==> flow/design.v <==
module master_apb #(parameter ADDR_WIDTH=8, parameter DATA_WIDTH =8, parameter STATE=2 )(
input PCLK,
input PRESETn,
input [ADDR_WIDTH-1:0] apb_write_paddr,
input [DATA_WIDTH-1:0] apb_write_data,
input [ADDR_WIDTH-1:0] apb_read_paddr,
input READ_WRITE,
input PREADY,
input transfer,
input [DATA_WIDTH-1:0] PRDATA,
output PWRITE,
output reg PSEL,
output reg PENABLE,
output [ADDR_WIDTH-1:0] PADDR,
output reg[DATA_WIDTH-1:0] PWDATA,
output reg [DATA_WIDTH-1:0] apb_read_data_out
);
parameter IDLE=2'b00;
parameter SETUP=2'b01;
parameter ACCESS=2'b11;
reg [STATE-1:0] current_state,next_state;
wire [DATA_WIDTH-1:0] temp_read;
always @(posedge PCLK or negedge PRESETn)
begin
if(!PRESETn)
current_state<=IDLE;
else
current_state<=next_state;
end
always @(*)
begin
case (current_state)
IDLE: 
begin
if(transfer==1'b1)
next_state=SETUP;
else
next_state=IDLE;
end
SETUP:
begin
next_state=ACCESS;
end
ACCESS:
begin
if(PREADY==1'b1&&transfer==1'b1)
next_state=SETUP;
else if(PREADY==1'b1&&transfer==1'b0)
next_state=IDLE;
else
next_state=ACCESS;
end
default:
next_state=IDLE;
endcase
end
always@(*)
begin
PWDATA='b0;
case(current_state)
IDLE:
begin
PSEL=1'b0;
PENABLE=1'b0;
end
SETUP:
begin
PSEL=1'b1;
PENABLE=1'b0;
PWDATA=apb_write_data;
end
ACCESS:
begin
PSEL=1'b1;
PENABLE=1'b1;
PWDATA=apb_write_data;
end
default:
begin
PSEL=1'b0;
PENABLE=1'b0;
end
endcase
end
always @(posedge PCLK or negedge PRESETn)
begin
if(!PRESETn)
apb_read_data_out<='b0;
else if (current_state==ACCESS && PWRITE==1'b0)
apb_read_data_out<=PRDATA;
end
assign PWRITE=READ_WRITE;
assign PADDR= READ_WRITE?apb_write_paddr:apb_read_paddr;
endmodule
module RAM_slave #(parameter ADDRESS=8, parameter DATA=8, parameter LOCATION=64, parameter STATES=3)(
input PWRITE,PCLK,PRESETn,
input PSEL1,
input PENABLE,
input [ADDRESS-1:0] paddr,
input [DATA-1:0] pwdata,
output reg [DATA-1:0] prdata,
output reg PREADY
);
parameter IDLE=2'b00;
parameter TRANSFER=2'b01;
parameter WRITE=2'b11;
parameter READ=2'b10;
localparam AW=$clog2(LOCATION);
reg [STATES-1:0] current_state,next_state;
reg [DATA-1:0] memory [0:LOCATION-1];
integer i;
always @(posedge PCLK or negedge PRESETn )
begin
if(!PRESETn)
current_state<=IDLE;
else
current_state<=next_state;
end
always @(*)
begin
case (current_state)
IDLE: 
if(PSEL1==1'b1)
next_state=TRANSFER;
else 
next_state=IDLE;
TRANSFER:
next_state=IDLE;
default:
next_state=IDLE;
endcase
end
always @(*)
if(!PRESETn)
begin
prdata='b0;
PREADY=1'b0;
end
else
begin
    case(current_state)
    IDLE:
    begin
        prdata='b0;
        PREADY=1'b0;
    end
    TRANSFER:
    begin
        PREADY=1'b1;
	if(PWRITE==1'b0)
	if(paddr<LOCATION)
	prdata=memory[paddr[AW-1:0]];
	else
	prdata='b0;	
        else
	 prdata='b0;
    end
default:
begin
prdata='b0;
        PREADY=1'b0;
end
    endcase
end
always @(posedge PCLK or negedge PRESETn)
begin
if(!PRESETn)
begin
    for(i=0;i<LOCATION;i=i+1)
    memory[i]<='b0;
end
else if(current_state==TRANSFER&&PWRITE==1'b1&&paddr<LOCATION)
memory[paddr[AW-1:0]]<=pwdata;
end
endmodule
module apb_top #(parameter ADDRESS=8, parameter DATA =8, parameter LOCATION=64)(
input PCLK,PRESETn,transfer,READ_WRITE,
input [ADDRESS-1:0] apb_write_paddr,apb_read_paddr,
input [DATA-1:0] apb_write_data,
output [DATA-1:0] apb_read_data_out);
wire PWRITE;
wire PREADY;
wire PSEL1;
wire PENABLE;
wire [ADDRESS-1:0] paddr;
wire [DATA-1:0] pwdata,prdata;
master_apb #(.ADDR_WIDTH(ADDRESS),.DATA_WIDTH(DATA)) master(
.PCLK(PCLK),
.PRESETn(PRESETn),
.apb_write_paddr(apb_write_paddr),
.apb_write_data(apb_write_data),
.apb_read_paddr(apb_read_paddr),
.READ_WRITE(READ_WRITE),
.PREADY(PREADY),
.transfer(transfer),
.PRDATA(prdata),
.PWRITE(PWRITE),
.PSEL(PSEL1),
.PENABLE(PENABLE),
.PADDR(paddr),
.PWDATA(pwdata),
.apb_read_data_out(apb_read_data_out));
RAM_slave #(.ADDRESS(ADDRESS),.DATA(DATA), .LOCATION(LOCATION)) slave_dut (
.PWRITE(PWRITE),
.PCLK(PCLK),
.PRESETn(PRESETn),
.PSEL1(PSEL1),
.PENABLE(PENABLE),
.paddr(paddr),
.pwdata(pwdata),
.prdata(prdata),
.PREADY(PREADY)
);
endmodule
* Step by step through the tools: apb_top
Tool output for the design above, in the order of the flow.
Lines are those of the file above, counted from 1.
Operators carry their Yosys type and port widths (W data, S select, Z words).
Cell names lack the library's common part.
A cell with - has no value.
- Top module :: apb_top
- Clock port :: PCLK
- Cell library :: sky130hd
- Timing corner :: tt_025C_1v80

* After elaboration
Counts by Yosys on the flattened word-level netlist (proc, flatten, opt, wreduce). Print and check cells are left out.
- Register bits :: 525
- Bits of input ports :: 28
- Bitwise logic cells :: 2
- $lt $le $gt $ge :: 1
- Multiplexer cells :: 16
- Reduce/logical cells :: 73
- Equality and inequality tests :: 67
** Operator list (count)
- $pmux W8 S64 :: 1
- $eq A6 B6 Y1 const B :: 32
- $reduce_and A2 Y1 :: 64
- $eq A6 B5 Y1 const B :: 16
- $eq A6 B4 Y1 const B :: 8
- $mux W8 :: 6
- $eq A6 B3 Y1 const B :: 4
- $eq A6 B2 Y1 const B :: 2
- $lt A8 B7 Y1 const B :: 1
- $eq A3 B1 Y1 const B :: 2
- $eq A6 B1 Y1 const B :: 1
- $logic_not A6 Y1 :: 1
- $pmux W2 S3 :: 1
- $logic_and A1 B1 Y1 :: 5
- $mux W1 :: 5
- $mux W2 :: 2
- $logic_not A3 Y1 :: 1
- $mux W3 :: 1
- $not A1 Y1 :: 2
- $eq A2 B1 Y1 const B :: 1
- $eq A2 B2 Y1 const B :: 1
- $logic_not A2 Y1 :: 1
- $reduce_or A2 Y1 :: 1

* Logic depth
Depth = most cells in a row (Yosys ltp): at word level without a register or memory, in the mapped netlist without a sequential cell, where the memories' decode and read muxes count.
- Word-level depth :: 7
- ABC_AREA :: 0
- Depth in mapped cells :: 12
- Depth with buffers taken out :: 7

* After synthesis
Yosys stat after the flow's synthesis: flattened, memories mapped to cells. It holds for the ABC_AREA given above (unset counts as 0); a run with the other value may have another netlist.
Totals and module areas in this step are rounded.
** Cell types (count)
- dfrtp_1 :: 523
- o21ai_0 :: 529
- nand2_1 :: 600
- a22oi_1 :: 112
- clkbuf_1 :: 138
- a221oi_1 :: 31
- a32o_1 :: 26
- a32oi_1 :: 27
- nand3_1 :: 46
- nand4_1 :: 33
- a22o_1 :: 21
- nor2_1 :: 41
- o22ai_1 :: 24
- nor3_2 :: 12
- buf_2 :: 23
- and4_1 :: 11
- nor3_1 :: 16
- o2bb2ai_1 :: 8
Other cell types: 59; their cells: 167.
- Sequential part of the area :: 13000 sq um
- Mapped area :: 23000 sq um
- Mapped cells :: 2388
- Flip-flop cells :: 525
By module: a second synthesis without flattening, with its own total; a netlist apart from the flattened one above.
- Cells (unflattened synthesis) :: 1878
- Area (unflattened synthesis) :: 24000 sq um
Each row is one instance without its submodules.
** Modules
- RAM_slave :: instances 1, seq. area 13000 sq um, area 24000 sq um, cells 1832
- master_apb :: instances 1, seq. area 280 sq um, area 620 sq um, cells 46
- apb_top :: instances 1, seq. area 0.0 sq um, area 0.0 sq um, cells 0

* Path before layout
Path of least setup slack by OpenSTA after synthesis, without wires, with an ideal clock, recovery checks aside; 20% of the period is set as input and as output delay. Where synthesis merged equal registers, the netlist keeps one of their names.
- Path type :: input-to-reg
- Start point :: in READ_WRITE
- End point :: reg master.apb_read_data_out[6]
- Path buffers :: 3
- Arrival time :: 2.856 ns
- Delay of the path :: 1.980 ns
- Slack :: 2.021 ns
- Stages :: 9
- Setup time :: 0.124 ns
- Period :: 5.0 ns
- Input delay :: 1.000 ns
- Synthesis period reached :: 2.979 ns
"delay of the path" is the arrival time less input delay plus setup time.
"stages" counts driving pins, that of a launching flip-flop among them; a cell with two outputs on the path counts twice.
"synthesis period reached" = period - worst setup slack (recovery checks aside). The figure is calculated, with input and output delays left at 20% of the set period.
The rows between start and end are the longest chain of elaborated cells between them; the timing report does not say that the signal goes this way. Where chains are equally long, one stands for them.
A line is the first line of the expression or statement that the cell stems from. Yosys adds cells for indexed reads and writes and turns some case tables into memories.
- Cell sequence :: buf_6 -> buf_6 -> and3b_1 -> or2_1 -> buf_6 -> a32oi_1 -> nand4_1 -> or4_1 -> o31a_1
- Cells in the longest elaborated chain :: 7
** Ends and longest elaborated chain, after synthesis
- from (decl) :: RTL line 177 : input PCLK,PRESETn,transfer,READ_WRITE,
- $mux W8 :: RTL line 93 : assign PADDR= READ_WRITE?apb_write_paddr:apb_read_paddr;
- $eq A6 B6 Y1 :: RTL line 152 : prdata=memory[paddr[AW-1:0]];
- $pmux W8 S64 :: RTL line 152
- $mux W8 :: RTL line 151 : if(paddr<LOCATION)
- $mux W8 :: RTL line 150 : if(PWRITE==1'b0)
- $mux W8 :: RTL line 141 : case(current_state)
- $mux W8 :: RTL line 134 : if(!PRESETn)
- to (assign) :: RTL line 88 : apb_read_data_out<='b0;
- to (assign) :: RTL line 90 : apb_read_data_out<=PRDATA;
- to (decl) :: RTL line 16 : output reg [DATA_WIDTH-1:0] apb_read_data_out

* Worst path after layout
Path of least setup slack in the final report of job 1 (OpenROAD, finished layout, wires in). Where an end is a register, its clock arrival counts in the times.
- Path type :: input-to-reg
- Start point :: in READ_WRITE
- End point :: reg master.apb_read_data_out[4]
- Stages :: 8
- Path buffers :: 1
- Slack :: 1.58 ns
- Input delay :: 1.43 ns
- Setup time :: 0.15 ns
- Period :: 7.13 ns
- Arrival time :: 6.03 ns
The rows between start and end are the longest chain of elaborated cells between them; the timing report does not say that the signal goes this way. Where chains are equally long, one stands for them.
- Cell sequence :: clkdlybuf4s50_1 -> or3b_1 -> nand2_2 -> and4_1 -> a2111oi_0 -> nand4_1 -> nor4_1 -> a32oi_1
- Cells in the longest elaborated chain :: 7
** Ends and longest elaborated chain, post-layout
- from (decl) :: RTL line 177 : input PCLK,PRESETn,transfer,READ_WRITE,
- $mux W8 :: RTL line 93 : assign PADDR= READ_WRITE?apb_write_paddr:apb_read_paddr;
- $eq A6 B6 Y1 :: RTL line 152 : prdata=memory[paddr[AW-1:0]];
- $pmux W8 S64 :: RTL line 152
- $mux W8 :: RTL line 151 : if(paddr<LOCATION)
- $mux W8 :: RTL line 150 : if(PWRITE==1'b0)
- $mux W8 :: RTL line 141 : case(current_state)
- $mux W8 :: RTL line 134 : if(!PRESETn)
- to (assign) :: RTL line 88 : apb_read_data_out<='b0;
- to (assign) :: RTL line 90 : apb_read_data_out<=PRDATA;
- to (decl) :: RTL line 16 : output reg [DATA_WIDTH-1:0] apb_read_data_out

==> results <==
Top module apb_top; platform sky130hd; tools Yosys and OpenROAD; 4 stored runs in no particular order. Input and output delays are each 20% of the period that was set; the output load is 0.01 pF.
"total design power" is the tool's figure for a default switching activity; nothing was simulated.
The measured numbers are rounded.

** Job 1
- Settings :: CELL_PAD_IN_SITES_DETAIL_PLACEMENT=1; CORE_ASPECT_RATIO=0.9; CORE_UTILIZATION=37; GPL_ROUTABILITY_DRIVEN=0; period_ns=7.13; CAP_MARGIN=20; CORE_MARGIN=2; SLEW_MARGIN=20
- Worst slack on setup checks :: 1.6 ns
- Die footprint :: 64000 sq um
- Yosys chip area after synthesis :: 23000 sq um
- Total design power :: 6100 uW
- Standard-cell area after layout :: 26000 sq um

** Job 2
- Settings :: CORE_ASPECT_RATIO=0.98; CORE_UTILIZATION=52; CTS_CLUSTER_DIAMETER=174; CTS_CLUSTER_SIZE=21; GPL_ROUTABILITY_DRIVEN=1; MAX_ROUTING_LAYER=met4; MIN_ROUTING_LAYER=met2; PLACE_DENSITY=0.84; period_ns=2.69; CAP_MARGIN=20; CORE_MARGIN=2; SLEW_MARGIN=20
- Outcome :: no results, routing failed with GRT-0116

** Job 3
- Settings :: CELL_PAD_IN_SITES_GLOBAL_PLACEMENT=3; CORE_ASPECT_RATIO=1.09; CORE_MARGIN=2; CORE_UTILIZATION=44; CTS_CLUSTER_SIZE=27; GPL_ROUTABILITY_DRIVEN=0; GPL_TIMING_DRIVEN=0; HOLD_SLACK_MARGIN=0.24; SLEW_MARGIN=30; TNS_END_PERCENT=35; period_ns=5.65; CAP_MARGIN=20
- Worst slack on setup checks :: 0.31 ns
- Die footprint :: 54000 sq um
- Yosys chip area after synthesis :: 23000 sq um
- Total design power :: 8100 uW
- Standard-cell area after layout :: 26000 sq um

** Job 4
- Settings :: ABC_AREA=1; CAP_MARGIN=30; CELL_PAD_IN_SITES_DETAIL_PLACEMENT=2; CELL_PAD_IN_SITES_GLOBAL_PLACEMENT=3; CORE_ASPECT_RATIO=1.09; CORE_MARGIN=2; CORE_UTILIZATION=23; CTS_CLUSTER_SIZE=27; GPL_ROUTABILITY_DRIVEN=1; GPL_TIMING_DRIVEN=1; HOLD_SLACK_MARGIN=0.24; MIN_ROUTING_LAYER=met1; SETUP_SLACK_MARGIN=0.93; SLEW_MARGIN=40; TNS_END_PERCENT=35; period_ns=5.65
- Worst slack on setup checks :: 1.7 ns
- Die footprint :: 110000 sq um
- Yosys chip area after synthesis :: 25000 sq um
- Total design power :: 8900 uW
- Standard-cell area after layout :: 29000 sq um
